==> flow/design.v <==
module ALU(A, B, op, zero, out);
	input signed[31:0] A, B;
	input[2:0] op;
	output zero;
	output[31:0] out;
	assign out = (op==3'b000) ? A + B:
			(op==3'b001) ? A - B:
			(op==3'b010) ? A & B:
			(op==3'b011) ? A | B:
			(op==3'b100) ? A ^ B:
			(op==3'b101) ? ((A < B)? 1 : 0) : 0;
	assign zero = ~|out;
endmodule
module adder32bit(A, B, out);
	input[31:0] A, B;
	output[31:0] out;
	assign out = A + B;
endmodule
module controller(op, func3, func7, regWrite, resultSrc, memWrite, jal, branch, jalr, ALUControl, ALUSrc, immSrc);
	input[6:0] op, func7;
	input[2:0] func3;
	output reg[2:0] ALUControl, immSrc;
	output reg[1:0] resultSrc;
	output reg memWrite, jal, branch, jalr, ALUSrc, regWrite;
	parameter[6:0] RTYPE = 7'b0110011, ITYPE = 7'b0010011, STYPE = 7'b0100011, JTYPE = 7'b1101111,
		 BTYPE = 7'b1100011, UTYPE = 7'b0110111, LWTYPE = 7'b0000011, JALRTYPE = 7'b1100111;
	parameter[9:0] ADD = 10'b0000000000, SUB = 10'b0100000000, AND = 10'b0000000111, OR = 10'b0000000110, SLT = 10'b0000000010;
	parameter[2:0] LW = 3'b010, ADDI = 3'b000, XORI = 3'b100, ORI = 3'b110, SLTI = 3'b010, JALR = 3'b000, 
			SW = 3'b010,
			BEQ = 3'b000, BNE = 3'b001, BLT = 3'b100, BGE = 3'b101; 
	always@(op, func3, func7)
	begin
		{regWrite, resultSrc, memWrite, jal, branch, jalr, ALUControl, ALUSrc, immSrc} = 14'b0;
		case(op)
			RTYPE:
			begin
				{regWrite, resultSrc, memWrite, jal, branch, jalr, ALUSrc} = 8'b1000_0000;
				case({func7, func3})
					ADD: ALUControl = 3'b000;
					SUB: ALUControl = 3'b001;
					AND: ALUControl = 3'b010;
					OR: ALUControl = 3'b011;
					SLT: ALUControl = 3'b101;
				endcase
			end
			ITYPE:
			begin
				{regWrite, resultSrc, memWrite, jal, branch, jalr, ALUSrc, immSrc} = 11'b1000_0001_000;
				case(func3)
					ADDI: ALUControl = 3'b000;
					XORI: ALUControl = 3'b100;
					ORI: ALUControl = 3'b011;
					SLTI: ALUControl = 3'b101;
				endcase
			end
			STYPE: {regWrite, memWrite, jal, branch, jalr, ALUControl, ALUSrc, immSrc} = 12'b0100_0000_1001;
			JTYPE: {regWrite, resultSrc, memWrite, jal, branch, jalr, immSrc} = 10'b1100_1000_10;
			BTYPE: 
			begin
				{regWrite, memWrite, jal, branch, jalr, ALUSrc, immSrc} = 9'b0001_0001_1;
				case(func3)
					BEQ:
					begin
						ALUControl <= 3'b001;
					end
					BNE:
					begin
						ALUControl <= 3'b001;
					end
					BLT:
					begin
						ALUControl <= 3'b101;
					end
					BGE:
					begin
						ALUControl <= 3'b101;
					end
				endcase
			end
			UTYPE: {regWrite, resultSrc, memWrite, jal, branch, jalr, immSrc} = 10'b1110_0001_00;
			LWTYPE: {regWrite, resultSrc, memWrite, jal, branch, jalr, ALUControl, ALUSrc, immSrc} = 14'b1010_0000_0010_00;
			JALRTYPE: {regWrite, resultSrc, memWrite, jal, branch, jalr, ALUControl, ALUSrc, immSrc} = 14'b1100_0010_0010_00;
		endcase
	end
endmodule
module decoder(jalr, jal, branch, zero, LSB, func3, PCSrc);
	input jalr, jal, branch, zero, LSB;
	input[2:0] func3;
	output reg[1:0] PCSrc;
	parameter[2:0] BEQ = 3'b000, BNE = 3'b001, BLT = 3'b100, BGE = 3'b101;
	always@(jalr, jal, branch, zero, LSB, func3)
	begin
		if(jal)
			PCSrc = 2'b01;
		else if(jalr)
			PCSrc = 2'b10;
		else if(branch)
		begin
			case(func3)
				BEQ: PCSrc = zero ? 2'b01 : 2'b00;
				BNE: PCSrc = zero ? 2'b00 : 2'b01;
				BLT: PCSrc = LSB ? 2'b01 : 2'b00;
				BGE: PCSrc = LSB ? 2'b00 : 2'b01;
				default: PCSrc = 2'b00;
			endcase
		end
		else
			PCSrc = 2'b00;
	end
endmodule
module FDReg(clk, en, clr, instRF, PCF, PCPlus4F, instRD, PCD, PCPlus4D);
	input clk, en, clr;
	input[31:0] instRF, PCF, PCPlus4F;
	output reg[31:0] instRD, PCD, PCPlus4D;
	always@(posedge clk)
	begin
		if(clr)
			{instRD, PCD, PCPlus4D} <= 96'b0;
		else if(~en) 
			{instRD, PCD, PCPlus4D} <= {instRF, PCF, PCPlus4F};
		else
			{instRD, PCD, PCPlus4D} <= {instRD, PCD, PCPlus4D};
	end
endmodule
module DEReg(clk, clr, regWriteD, resultSrcD, memWriteD, jalD, branchD, jalrD, ALUControlD, ALUSrcD,func3D ,RD1D, RD2D, PCD, RS1D, RS2D, RDD,
		immExtD, PCPlus4D, regWriteE, resultSrcE, memWriteE, jalE, branchE, jalrE, ALUControlE, ALUSrcE, func3E, RD1E, RD2E, PCE, RS1E,
		RS2E, RDE, immExtE, PCPlus4E);
	input clk, clr;
	input regWriteD;
	input[1:0] resultSrcD;
	input memWriteD, jalD, branchD, jalrD;
	input[2:0] ALUControlD;
	input ALUSrcD;
	input[2:0] func3D;
	input[31:0] RD1D, RD2D, PCD;
	input[4:0] RS1D, RS2D, RDD;
	input[31:0] immExtD, PCPlus4D;
	output reg regWriteE;
	output reg[1:0] resultSrcE;
	output reg memWriteE, jalE, branchE, jalrE;
	output reg[2:0] ALUControlE;
	output reg ALUSrcE;
	output reg[2:0] func3E;
	output reg[31:0] RD1E, RD2E, PCE;
	output reg[4:0] RS1E, RS2E, RDE;
	output reg[31:0] immExtE, PCPlus4E;
	always@(posedge clk)
	begin
		if(clr)
			{regWriteE, resultSrcE, memWriteE, jalE, branchE, jalrE, ALUControlE, ALUSrcE, func3E, RD1E, RD2E, PCE, RS1E, RS2E,
			RDE, immExtE, PCPlus4E} <= 0;
		else
			{regWriteE, resultSrcE, memWriteE, jalE, branchE, jalrE, ALUControlE, ALUSrcE, func3E, RD1E, RD2E, PCE, RS1E, RS2E, RDE,
			immExtE, PCPlus4E} <= {regWriteD, resultSrcD, memWriteD, jalD, branchD, jalrD, ALUControlD, ALUSrcD, func3D, RD1D, RD2D,
			PCD, RS1D, RS2D, RDD, immExtD, PCPlus4D};
	end
endmodule
module EMReg(clk, rst, regWriteE, resultSrcE, memWriteE, ALUResultE, writeDataE, RDE, immExtE, PCPlus4E, regWriteM, resultSrcM, memWriteM,
		ALUResultM, writeDataM, RDM, immExtM, PCPlus4M);
	input clk, rst;
	input regWriteE;
	input[1:0] resultSrcE;
	input memWriteE;
	input[31:0] ALUResultE, writeDataE;
	input[4:0] RDE;
	input[31:0] immExtE, PCPlus4E;
	output reg regWriteM;
	output reg[1:0] resultSrcM;
	output reg memWriteM;
	output reg[31:0] ALUResultM, writeDataM;
	output reg[4:0] RDM;
	output reg[31:0] immExtM, PCPlus4M;
	always@(posedge clk)
	begin
		if(rst)
			{regWriteM, resultSrcM, memWriteM} <= 0;
		else
		{regWriteM, resultSrcM, memWriteM, ALUResultM, writeDataM, RDM, immExtM, PCPlus4M} <= {regWriteE, resultSrcE, memWriteE,
		ALUResultE, writeDataE, RDE, immExtE, PCPlus4E};
	end
endmodule
module MWReg(clk, rst, regWriteM, resultSrcM, ALUResultM, readDataM, RDM, immExtM, PCPlus4M, regWriteW, resultSrcW, ALUResultW, readDataW, RDW,
		immExtW, PCPlus4W);
	input clk, rst;
	input regWriteM;
	input[1:0] resultSrcM;
	input[31:0] ALUResultM, readDataM;
	input[4:0] RDM;
	input[31:0] immExtM, PCPlus4M;
	output reg regWriteW;
	output reg[1:0] resultSrcW;
	output reg[31:0] ALUResultW, readDataW;
	output reg[4:0] RDW;
	output reg[31:0] immExtW, PCPlus4W;
	always@(posedge clk)
	begin
		if(rst)
			{regWriteW, resultSrcW} <= 0;
		else
		{regWriteW, resultSrcW, ALUResultW, readDataW, RDW, immExtW, PCPlus4W} <= {regWriteM, resultSrcM, ALUResultM, readDataM, RDM,
		immExtM, PCPlus4M};
	end
endmodule
module hazardUnit(RS1D, RS2D, RS1E, RS2E, RDE, PCSrcE, resultSrcE, RDM, regWriteM, RDW, regWriteW, resultSrcM, resultSrcW, stallF, stallD, flushD, flushE, forwardAE,
		forwardBE);
	input[4:0] RS1D, RS2D, RS1E, RS2E, RDE;
	input[1:0] PCSrcE, resultSrcE;
	input[4:0] RDM;
	input regWriteM;
	input[4:0] RDW;
	input regWriteW;
	input[1:0] resultSrcM, resultSrcW;
	output reg stallF, stallD, flushD, flushE;
	output reg[1:0] forwardAE, forwardBE;
	reg lwStall;
	always@(RS1D, RS2D, RS1E, RS2E, RDE, PCSrcE, resultSrcE, RDM, regWriteM, RDW, regWriteW, resultSrcM, resultSrcW)
	begin
		{stallF, stallD, flushD, flushE, forwardAE, forwardBE} = 0; 
		if(RS1E == RDM && resultSrcM==2'b11 && RS1E!=0)
			forwardAE = 2'b11;
		else if (((RS1E == RDM) && regWriteM) && RS1E!=0)
			forwardAE = 2'b10;
		else if ((RS1E == RDW && regWriteW && RS1E!=0) || (RS1E == RDW && resultSrcW==2'b11 && RS1E!=0))
			forwardAE = 2'b01;
		else
			forwardAE = 2'b00;
		if(RS2E == RDM && resultSrcM==2'b11 && RS2E!=0)
			forwardBE = 2'b11;
		else if (((RS2E == RDM) && regWriteM) && RS2E!=0)
			forwardBE = 2'b10;
		else if ((RS2E == RDW && regWriteW && RS2E!=0) || (RS2E == RDW && resultSrcW==2'b11 && RS2E!=0))
			forwardBE = 2'b01;
		else
			forwardBE = 2'b00;
		if(((RS1D == RDE) || (RS2D == RDE)) && (resultSrcE == 2'b01))
			lwStall = 1'b1;
		else
			lwStall = 1'b0;
		{stallF, stallD} = {lwStall, lwStall};
		if(PCSrcE != 2'b00)
			flushD = 1'b1;
		else
			flushD = 1'b0;
		if(PCSrcE != 2'b00 || lwStall == 1)
			flushE = 1'b1;
		else
			flushE = 1'b0;
	end
endmodule
module immExtend(in, immSrc, out);
	input[31:7] in;
	input[2:0] immSrc;
	output[31:0] out;
	assign out = (immSrc == 3'b000) ? {{20{in[31]}}, in[31:20]}:
		(immSrc == 3'b001) ? {{20{in[31]}}, in[31:25], in[11:7]}:
		(immSrc == 3'b010) ? {{12{in[31]}}, in[31], in[19:12], in[20], in[30:21], 1'b0}:
		(immSrc == 3'b011) ? {{19{in[31]}}, in[31], in[7], in[30:25], in[11:8], 1'b0}:
		(immSrc == 3'b100) ? {in[31:12], 12'b0}:
		32'b0;
endmodule
module mux2to1(i0, i1, sel, out);
	input[31:0] i0, i1;
	input sel;
	output[31:0] out;
	assign out = (sel==1'b0) ? i0:
			(sel==1'b1) ? i1 : 0;
endmodule
module mux3to1(i0, i1, i2, sel, out);
	input[31:0] i0, i1, i2;
	input[1:0] sel;
	output[31:0] out;
	assign out = (sel==2'b00) ? i0:
			(sel==2'b01) ? i1:
			(sel==2'b10) ? i2: 0;
endmodule
module mux4to1(i0, i1, i2, i3, sel, out);
	input[31:0] i0, i1, i2, i3;
	input[1:0] sel;
	output[31:0] out;
	assign out = (sel==2'b00) ? i0:
			(sel==2'b01) ? i1:
			(sel==2'b10) ? i2:
			(sel==2'b11) ? i3: 0;
endmodule
module reg32bit(in, clk, rst, en, out);
	input[31:0] in;
	input clk, rst, en;
	output reg[31:0] out;
	always@(posedge clk)
	begin
		if(rst)
			out <= 32'b0;
		else if(~en)
			out <= in;
		else
			out <= out;
	end
endmodule
module regFile(A1, A2, A3, WD, regWrite, clk, RD1, RD2);
	input[4:0] A1, A2, A3;
	input[31:0] WD;
	input regWrite, clk;
	output[31:0] RD1, RD2;
	reg[31:0] mem[0:31];
	assign RD1 = (A1 == 5'b0) ? 32'b0 : mem[A1];
	assign RD2 = (A2 == 5'b0) ? 32'b0 : mem[A2];
	always@(negedge clk) 
	begin
		if(regWrite && A3!=32'b0)
			mem[A3] <= WD;
		else
			mem[A3] <= mem[A3];
	end
endmodule
module dataPath(clk, rst, instRF, readDataM, PCFOut, ALUResultMOut, writeDataMOut, memWriteMOut, regWriteD, resultSrcD, memWriteD, jalD, branchD, jalrD, ALUControlD, ALUSrcD, immSrcD, stallF, stallD, flushD, 
		flushE, forwardAE, forwardBE, op, func3, func7, RS1DOut, RS2DOut, RS1EOut, RS2EOut, RDEOut, PCSrcEOut, resultSrcEOut,
		RDMOut, regWriteMOut, RDWOut, regWriteWOut, resultSrcMOut, resultSrcWOut);
	input clk, rst;
	input[31:0] instRF, readDataM;
	output[31:0] PCFOut, ALUResultMOut, writeDataMOut;
	output memWriteMOut;
	input regWriteD;
	input[1:0] resultSrcD;
	input memWriteD, jalD, branchD, jalrD;
	input[2:0] ALUControlD;
	input ALUSrcD;
	input[2:0] immSrcD;
	input stallF, stallD, flushD, flushE;
	input[1:0] forwardAE, forwardBE;
	output[6:0] op;
	output[2:0] func3;
	output[6:0] func7;
	output[4:0] RS1DOut, RS2DOut;
	output[4:0] RS1EOut, RS2EOut, RDEOut;
	output[1:0] PCSrcEOut, resultSrcEOut;
	output[4:0] RDMOut;
	output regWriteMOut;
	output[4:0] RDWOut;
	output regWriteWOut;
	output[1:0] resultSrcMOut, resultSrcWOut;
	wire[31:0] PCFNext, PCF, PCPlus4F;
	wire[31:0] instRD;
	wire[2:0] func3D; 
	wire[31:0] RD1D, RD2D, PCD;
	wire[4:0] RS1D, RS2D, RDD; 
	wire[31:0] immExtD, PCPlus4D;
	wire regWriteE;
	wire[1:0] resultSrcE;
	wire memWriteE, jalE, branchE, jalrE;
	wire[2:0] ALUControlE;
	wire ALUSrcE;
	wire[2:0] func3E;
	wire[31:0] RD1E, RD2E, PCE;
	wire[4:0] RS1E, RS2E, RDE;
	wire[31:0] immExtE, PCPlus4E;
	wire[31:0] srcAE, srcBE, writeDataE, ALUResultE, PCTargetE;
	wire zeroE;
	wire regWriteM;
	wire[1:0] resultSrcM;
	wire memWriteM;
	wire[31:0] ALUResultM, writeDataM;
	wire[4:0] RDM;
	wire[31:0] immExtM, PCPlus4M;
	wire regWriteW;
	wire[1:0] resultSrcW;
	wire[31:0] ALUResultW, readDataW;
	wire[4:0] RDW;
	wire[31:0] immExtW, PCPlus4W, resultW;
	wire[1:0] PCSrcE;
	mux3to1 PCMux(PCPlus4F, PCTargetE, ALUResultE, PCSrcE, PCFNext);
	reg32bit PCReg(PCFNext, clk, rst, stallF, PCF);
	adder32bit addWith4(PCF, 4, PCPlus4F);
	FDReg myFDReg(clk, stallD, flushD | rst, instRF, PCF, PCPlus4F, instRD, PCD, PCPlus4D);
	regFile myRegFile(instRD[19:15], instRD[24:20], RDW, resultW, regWriteW, clk, RD1D, RD2D);
	immExtend myImmExt(instRD[31:7], immSrcD, immExtD);
	DEReg myDEReg(clk, flushE | rst, regWriteD, resultSrcD, memWriteD, jalD, branchD, jalrD, ALUControlD, ALUSrcD, func3D, RD1D, RD2D, PCD, RS1D,
			RS2D, RDD, immExtD, PCPlus4D, regWriteE, resultSrcE, memWriteE, jalE, branchE, jalrE, ALUControlE, ALUSrcE, func3E,
			RD1E, RD2E, PCE, RS1E, RS2E, RDE, immExtE, PCPlus4E);
	mux4to1 forwardAMux(RD1E, resultW, ALUResultM, immExtM, forwardAE, srcAE);
	mux4to1 forwardBMux(RD2E, resultW, ALUResultM, immExtM,forwardBE, writeDataE);
	mux2to1 srcBEMux(writeDataE, immExtE, ALUSrcE, srcBE);
	adder32bit addWithImm(PCE, immExtE, PCTargetE);
	ALU myALU(srcAE, srcBE, ALUControlE, zeroE, ALUResultE);
	EMReg myEMReg(clk, rst, regWriteE, resultSrcE, memWriteE, ALUResultE, writeDataE, RDE, immExtE, PCPlus4E, regWriteM, resultSrcM, memWriteM,
		ALUResultM, writeDataM, RDM, immExtM, PCPlus4M);
	MWReg myMWReg(clk, rst, regWriteM, resultSrcM, ALUResultM, readDataM, RDM, immExtM, PCPlus4M, regWriteW, resultSrcW, ALUResultW, readDataW,
			RDW, immExtW, PCPlus4W);
	mux4to1 resultMux(ALUResultW, readDataW, PCPlus4W, immExtW, resultSrcW, resultW);
	decoder DCD(jalrE, jalE, branchE, zeroE, ALUResultE[0], func3E, PCSrcE);
	assign func3D = instRD[14:12];
	assign RS1D = instRD[19:15];
	assign RS2D = instRD[24:20];
	assign RDD = instRD[11:7];
	assign op = instRD[6:0];
	assign func3 = instRD[14:12];
	assign func7 = instRD[31:25];
	assign PCFOut = PCF;
	assign ALUResultMOut = ALUResultM;
	assign writeDataMOut = writeDataM;
	assign memWriteMOut = memWriteM;
	assign RS1DOut = RS1D;
	assign RS2DOut = RS2D;
	assign RS1EOut = RS1E;
	assign RS2EOut = RS2E;
	assign RDEOut = RDE;
	assign PCSrcEOut = PCSrcE;
	assign resultSrcEOut = resultSrcE;
	assign RDMOut = RDM;
	assign regWriteMOut = regWriteM;
	assign RDWOut = RDW;
	assign regWriteWOut = regWriteW;
	assign resultSrcMOut = resultSrcM;
	assign resultSrcWOut = resultSrcW;
endmodule
module CPU(clk, rst, imem_addr, imem_rdata, dmem_addr, dmem_wdata, dmem_we, dmem_rdata);
	input clk, rst;
	output[31:0] imem_addr;
	input[31:0] imem_rdata;
	output[31:0] dmem_addr, dmem_wdata;
	output dmem_we;
	input[31:0] dmem_rdata;
	wire[4:0] RS1D, RS2D, RS1E, RS2E, RDE;
	wire[1:0] PCSrcE, resultSrcE;
	wire[4:0] RDM;
	wire regWriteM;
	wire[4:0] RDW;
	wire regWriteW, stallF, stallD, flushD, flushE;
	wire[1:0] forwardAE, forwardBE;
	wire[1:0] resultSrcM, resultSrcW;
	wire[6:0] op;
	wire[2:0] func3;
	wire[6:0] func7;
	wire regWrite;
	wire[1:0] resultSrc;
	wire memWrite, jal, branch, jalr;
	wire[2:0] ALUControl;
	wire ALUSrc;
	wire[2:0] immSrc;
	hazardUnit HU(RS1D, RS2D, RS1E, RS2E, RDE, PCSrcE, resultSrcE, RDM, regWriteM, RDW, regWriteW, resultSrcM, resultSrcW, stallF,
			stallD, flushD, flushE, forwardAE, forwardBE);
	dataPath DP(clk, rst, imem_rdata, dmem_rdata, imem_addr, dmem_addr, dmem_wdata, dmem_we, regWrite, resultSrc, memWrite, jal, branch, jalr, ALUControl, ALUSrc, immSrc, stallF, stallD, flushD, 
		flushE, forwardAE, forwardBE, op, func3, func7, RS1D, RS2D, RS1E, RS2E, RDE, PCSrcE, resultSrcE,
		RDM, regWriteM, RDW, regWriteW, resultSrcM, resultSrcW);
	controller CU(op, func3, func7, regWrite, resultSrc, memWrite, jal, branch, jalr, ALUControl, ALUSrc, immSrc);
endmodule
==> reports on CPU <==
### Reports on CPU

Tool output for the design above before and after an edit, in the order of the flow.
"unedited" refers to lines of the RTL above, "edited" to lines of the edited file.
"change" is "edited" less "unedited", of the values as shown; "rel. change" is that difference over "unedited", in percent.
Cell names lack the library's common part.
A cell with n/a has no value.

| set-up | value |
|---|---|
| design top | CPU |
| clock input | clk |
| cell library | sky130hd |
| library corner | tt_025C_1v80 |

### The edit

The edit as a unified diff against the file above.
The edited RTL no longer does the same as the RTL above: the edit was made by script, with no optimisation intended.

```diff
@@ -101,5 +101,4 @@
 				BNE: PCSrc = zero ? 2'b00 : 2'b01;
 				BLT: PCSrc = LSB ? 2'b01 : 2'b00;
-				BGE: PCSrc = LSB ? 2'b00 : 2'b01;
 				default: PCSrc = 2'b00;
 			endcase
```

### Word level

Source: Yosys, flattened and elaborated, memories not mapped. Widths are those after wreduce. Print and check cells do not count. Equal cells are merged and count once.
Memory sizes are those after Yosys's memory passes, which may raise the word count (mostly to a power of two), join words into wider ones and drop unused or constant bits.

Word-level totals:

| what | unedited | edited | change | rel. change (%) |
|---|---|---|---|---|
| register bits after elaboration | 526 | 526 | 0 | 0.00 |
| latch bits | 0 | 0 | 0 | n/a |
| memory bits (writable) | 1024 | 1024 | 0 | 0.00 |
| memory bits (read-only) | 0 | 0 | 0 | n/a |
| clocked read ports x word width | 64 | 64 | 0 | 0.00 |
| memories | 1 | 1 | 0 | 0.00 |
| input port bits | 66 | 66 | 0 | 0.00 |
| output and inout port bits | 97 | 97 | 0 | 0.00 |

Memory list:

| what | unedited | edited |
|---|---|---|
| shape (words x width / read and write ports) | DP.myRegFile.mem 32x32 r2 w1 | DP.myRegFile.mem 32x32 r2 w1 |

Operators by class:

| what | unedited | edited | change | rel. change (%) |
|---|---|---|---|---|
| $add $sub $neg | 4 | 4 | 0 | 0.00 |
| multipliers | 0 | 0 | 0 | n/a |
| div/mod/pow operators | 0 | 0 | 0 | n/a |
| $lt $le $gt $ge | 1 | 1 | 0 | 0.00 |
| eq/ne operators | 49 | 48 | -1 | -2.04 |
| shift operators | 0 | 0 | 0 | n/a |
| mux-type cells | 62 | 61 | -1 | -1.61 |
| bitwise logic cells | 6 | 6 | 0 | 0.00 |
| reductions and logical operators | 45 | 45 | 0 | 0.00 |

Operator list:

| kind | unedited | edited | change | rel. change (%) |
|---|---|---|---|---|
| 1-bit 2-to-1 mux | 19 | 18 | -1 | -5.26 |
| 3-bit == test (second input constant) | 8 | 7 | -1 | -12.50 |
| 2-bit case mux with 3-bit select | 1 | 2 | +1 | +100.00 |
| 2-bit case mux with 4-bit select | 1 | 0 | -1 | -100.00 |
| 32-bit 2-to-1 mux | 29 | 29 | 0 | 0.00 |
| 1-bit logical AND | 18 | 18 | 0 | 0.00 |
| 2-bit == test (second input constant) | 8 | 8 | 0 | 0.00 |
| 2-bit 2-to-1 mux | 7 | 7 | 0 | 0.00 |
| 5-bit == test | 6 | 6 | 0 | 0.00 |
| 2-bit by 1-bit == test with 1-bit output (second input constant) | 5 | 5 | 0 | 0.00 |
| 3-bit by 2-bit == test with 1-bit output (second input constant) | 5 | 5 | 0 | 0.00 |
| 2-bit OR reduction | 5 | 5 | 0 | 0.00 |
| 3-bit by 1-bit == test with 1-bit output (second input constant) | 4 | 4 | 0 | 0.00 |
| 2-bit zero test | 4 | 4 | 0 | 0.00 |
| 3-bit zero test | 4 | 4 | 0 | 0.00 |
| 1-bit logical OR | 4 | 4 | 0 | 0.00 |
| 7-bit by 6-bit == test with 1-bit output (second input constant) | 3 | 3 | 0 | 0.00 |
| 7-bit == test (second input constant) | 3 | 3 | 0 | 0.00 |
| 1-bit OR | 3 | 3 | 0 | 0.00 |
| 5-bit nonzero test | 3 | 3 | 0 | 0.00 |
| 32-bit adder | 2 | 2 | 0 | 0.00 |
| 10-bit by 3-bit == test with 1-bit output (second input constant) | 2 | 2 | 0 | 0.00 |
| 5-bit zero test | 2 | 2 | 0 | 0.00 |
| 3-bit case mux with 3-bit select | 2 | 2 | 0 | 0.00 |
| 3-bit case mux with 4-bit select | 2 | 2 | 0 | 0.00 |
| 32-bit by 3-bit adder with 32-bit output (second input constant) | 1 | 1 | 0 | 0.00 |
| 32-bit bitwise AND | 1 | 1 | 0 | 0.00 |
| 10-bit by 2-bit == test with 1-bit output (second input constant) | 1 | 1 | 0 | 0.00 |

The list need not be complete.

### Depth

Longest topological path by Yosys (ltp), each cell counted once; first at word level (registers and memories cut), then after technology mapping (sequential cells cut; the memories' decode and read muxes count).

Logic depth:

| what | unedited | edited | change | rel. change (%) |
|---|---|---|---|---|
| depth after elaboration | 32 | 32 | 0 | 0.00 |
| ABC_AREA | 0 | 0 | n/a | n/a |
| gate-level depth with buffers | 32 | 34 | +2 | +6.25 |
| mapped depth without buffers | 29 | 30 | +1 | +3.45 |

### Synthesis result

The flow's flattened synthesis, as Yosys stat reports it; memories are mapped. The netlist is that of the ABC_AREA named above (0 if unset); the other value can give another one.

Mapped netlist:

| what | unedited | edited | change | rel. change (%) |
|---|---|---|---|---|
| cell count | 4971 | 4926 | -45 | -0.91 |
| mapped area (um2) | 76037.9 | 75990.4 | -47.5 | -0.06 |
| area of sequential cells (um2) | 45143.3 | 45143.3 | 0.0 | 0.00 |
| flip-flop cells | 1610 | 1610 | 0 | 0.00 |
| buffer cells | 352 | 348 | -4 | -1.14 |

Cell types:

| cell type | unedited | edited | change | rel. change (%) |
|---|---|---|---|---|
| nor2_1 | 322 | 258 | -64 | -19.88 |
| nand2b_1 | 23 | 45 | +22 | +95.65 |
| buf_1 | 64 | 48 | -16 | -25.00 |
| a22oi_1 | 32 | 16 | -16 | -50.00 |
| o221a_2 | 2 | 18 | +16 | +800.00 |
| o22a_1 | 0 | 16 | +16 | n/a |
| o21ai_0 | 119 | 133 | +14 | +11.76 |
| mux2i_1 | 86 | 73 | -13 | -15.12 |
| o211ai_1 | 14 | 27 | +13 | +92.86 |
| a21oi_1 | 216 | 227 | +11 | +5.09 |
| xnor2_1 | 67 | 56 | -11 | -16.42 |
| a21o_1 | 38 | 27 | -11 | -28.95 |
| nor4_1 | 22 | 11 | -11 | -50.00 |
| a222oi_1 | 32 | 42 | +10 | +31.25 |
| a31o_2 | 14 | 4 | -10 | -71.43 |
| a31oi_1 | 27 | 19 | -8 | -29.63 |
| or3_1 | 20 | 28 | +8 | +40.00 |
| o31ai_1 | 8 | 16 | +8 | +100.00 |

The list need not be complete.
By module: a second synthesis without flattening, with its own total; a netlist apart from the flattened one above.

Second synthesis, totals:

| what | unedited | edited | change | rel. change (%) |
|---|---|---|---|---|
| cells (unflattened synthesis) | 5143 | 5144 | +1 | +0.02 |
| area (unflattened synthesis) (um2) | 79742.7 | 79745.2 | +2.5 | 0.00 |

Rows give one instance, submodules left out.

By module, unedited:

| module | times used | cells | area (um2) | sequential area (um2) |
|---|---|---|---|---|
| regFile | 1 | 2289 | 47091.4 | 30749.5 |
| ALU | 1 | 876 | 5711.7 | 0.0 |
| DEReg | 1 | 399 | 5647.9 | 3783.6 |
| EMReg | 1 | 142 | 4102.7 | 4073.9 |
| MWReg | 1 | 140 | 4076.4 | 4053.9 |
| adder32bit | 2 | 232 | 1720.4 | 0.0 |
| FDReg | 1 | 310 | 3429.5 | 1921.8 |
| mux4to1 | 3 | 39 | 814.5 | 0.0 |
| reg32bit | 1 | 103 | 1163.6 | 640.6 |
| mux3to1 | 1 | 77 | 787.0 | 0.0 |
| mux2to1 | 1 | 36 | 544.3 | 0.0 |
| hazardUnit | 1 | 67 | 500.5 | 0.0 |
| immExtend | 1 | 67 | 411.6 | 0.0 |
| controller | 1 | 47 | 334.1 | 0.0 |

unedited: Further modules, not shown: 3.

By module, edited:

| module | times used | cells | area (um2) | sequential area (um2) |
|---|---|---|---|---|
| regFile | 1 | 2289 | 47091.4 | 30749.5 |
| ALU | 1 | 876 | 5711.7 | 0.0 |
| DEReg | 1 | 399 | 5647.9 | 3783.6 |
| EMReg | 1 | 142 | 4102.7 | 4073.9 |
| MWReg | 1 | 140 | 4076.4 | 4053.9 |
| adder32bit | 2 | 232 | 1720.4 | 0.0 |
| FDReg | 1 | 310 | 3429.5 | 1921.8 |
| mux4to1 | 3 | 39 | 814.5 | 0.0 |
| reg32bit | 1 | 103 | 1163.6 | 640.6 |
| mux3to1 | 1 | 77 | 787.0 | 0.0 |
| mux2to1 | 1 | 36 | 544.3 | 0.0 |
| hazardUnit | 1 | 67 | 500.5 | 0.0 |
| immExtend | 1 | 67 | 411.6 | 0.0 |
| controller | 1 | 47 | 334.1 | 0.0 |

edited: Further modules, not shown: 3.

### Measured runs

Both versions went through the flow (Yosys, OpenROAD) with the same settings in each pair. Constraints: input delay and output delay 20% of the set period each, output load 0.01 pF.

| settings, pair 1 | value |
|---|---|
| CORE_UTILIZATION | 40 |
| period_ns | 10.0 |
| CAP_MARGIN | 20 |
| CORE_MARGIN | 2 |
| SLEW_MARGIN | 20 |

Measured results, pair 1:

| what | unedited | edited | change | rel. change (%) |
|---|---|---|---|---|
| Yosys chip area after synthesis (um2) | 76037.9 | 75990.4 | -47.5 | -0.06 |
| overall die area (um2) | 193600.0 | 193477.0 | -123.0 | -0.06 |
| area of the standard cells in the finished layout (um2) | 90817.1 | 91077.4 | +260.3 | +0.29 |
| post-route utilization (%) | 47.9 | 48.4 | +0.5 | n/a |
| setup slack of the critical path (ns) | 0.500 | 0.397 | -0.103 | n/a |
| post-route setup TNS (ns) | 0.000 | 0.000 | 0.000 | n/a |
| worst-case hold slack (ns) | 0.404 | 0.398 | -0.006 | n/a |
| total power after layout (µW) | 17643 | 17998 | +355 | +2.01 |
| clock period achieved (ns) | 9.500 | 9.603 | +0.103 | +1.08 |

"clock period achieved" means the clock period less the worst setup slack. The figure is calculated, with input and output delays left at 20% of the set period.
By "total power after layout" is meant OpenSTA's value without simulated activity: inputs other than the clock are taken to toggle once in ten clock periods, and the tool carries that through the logic.
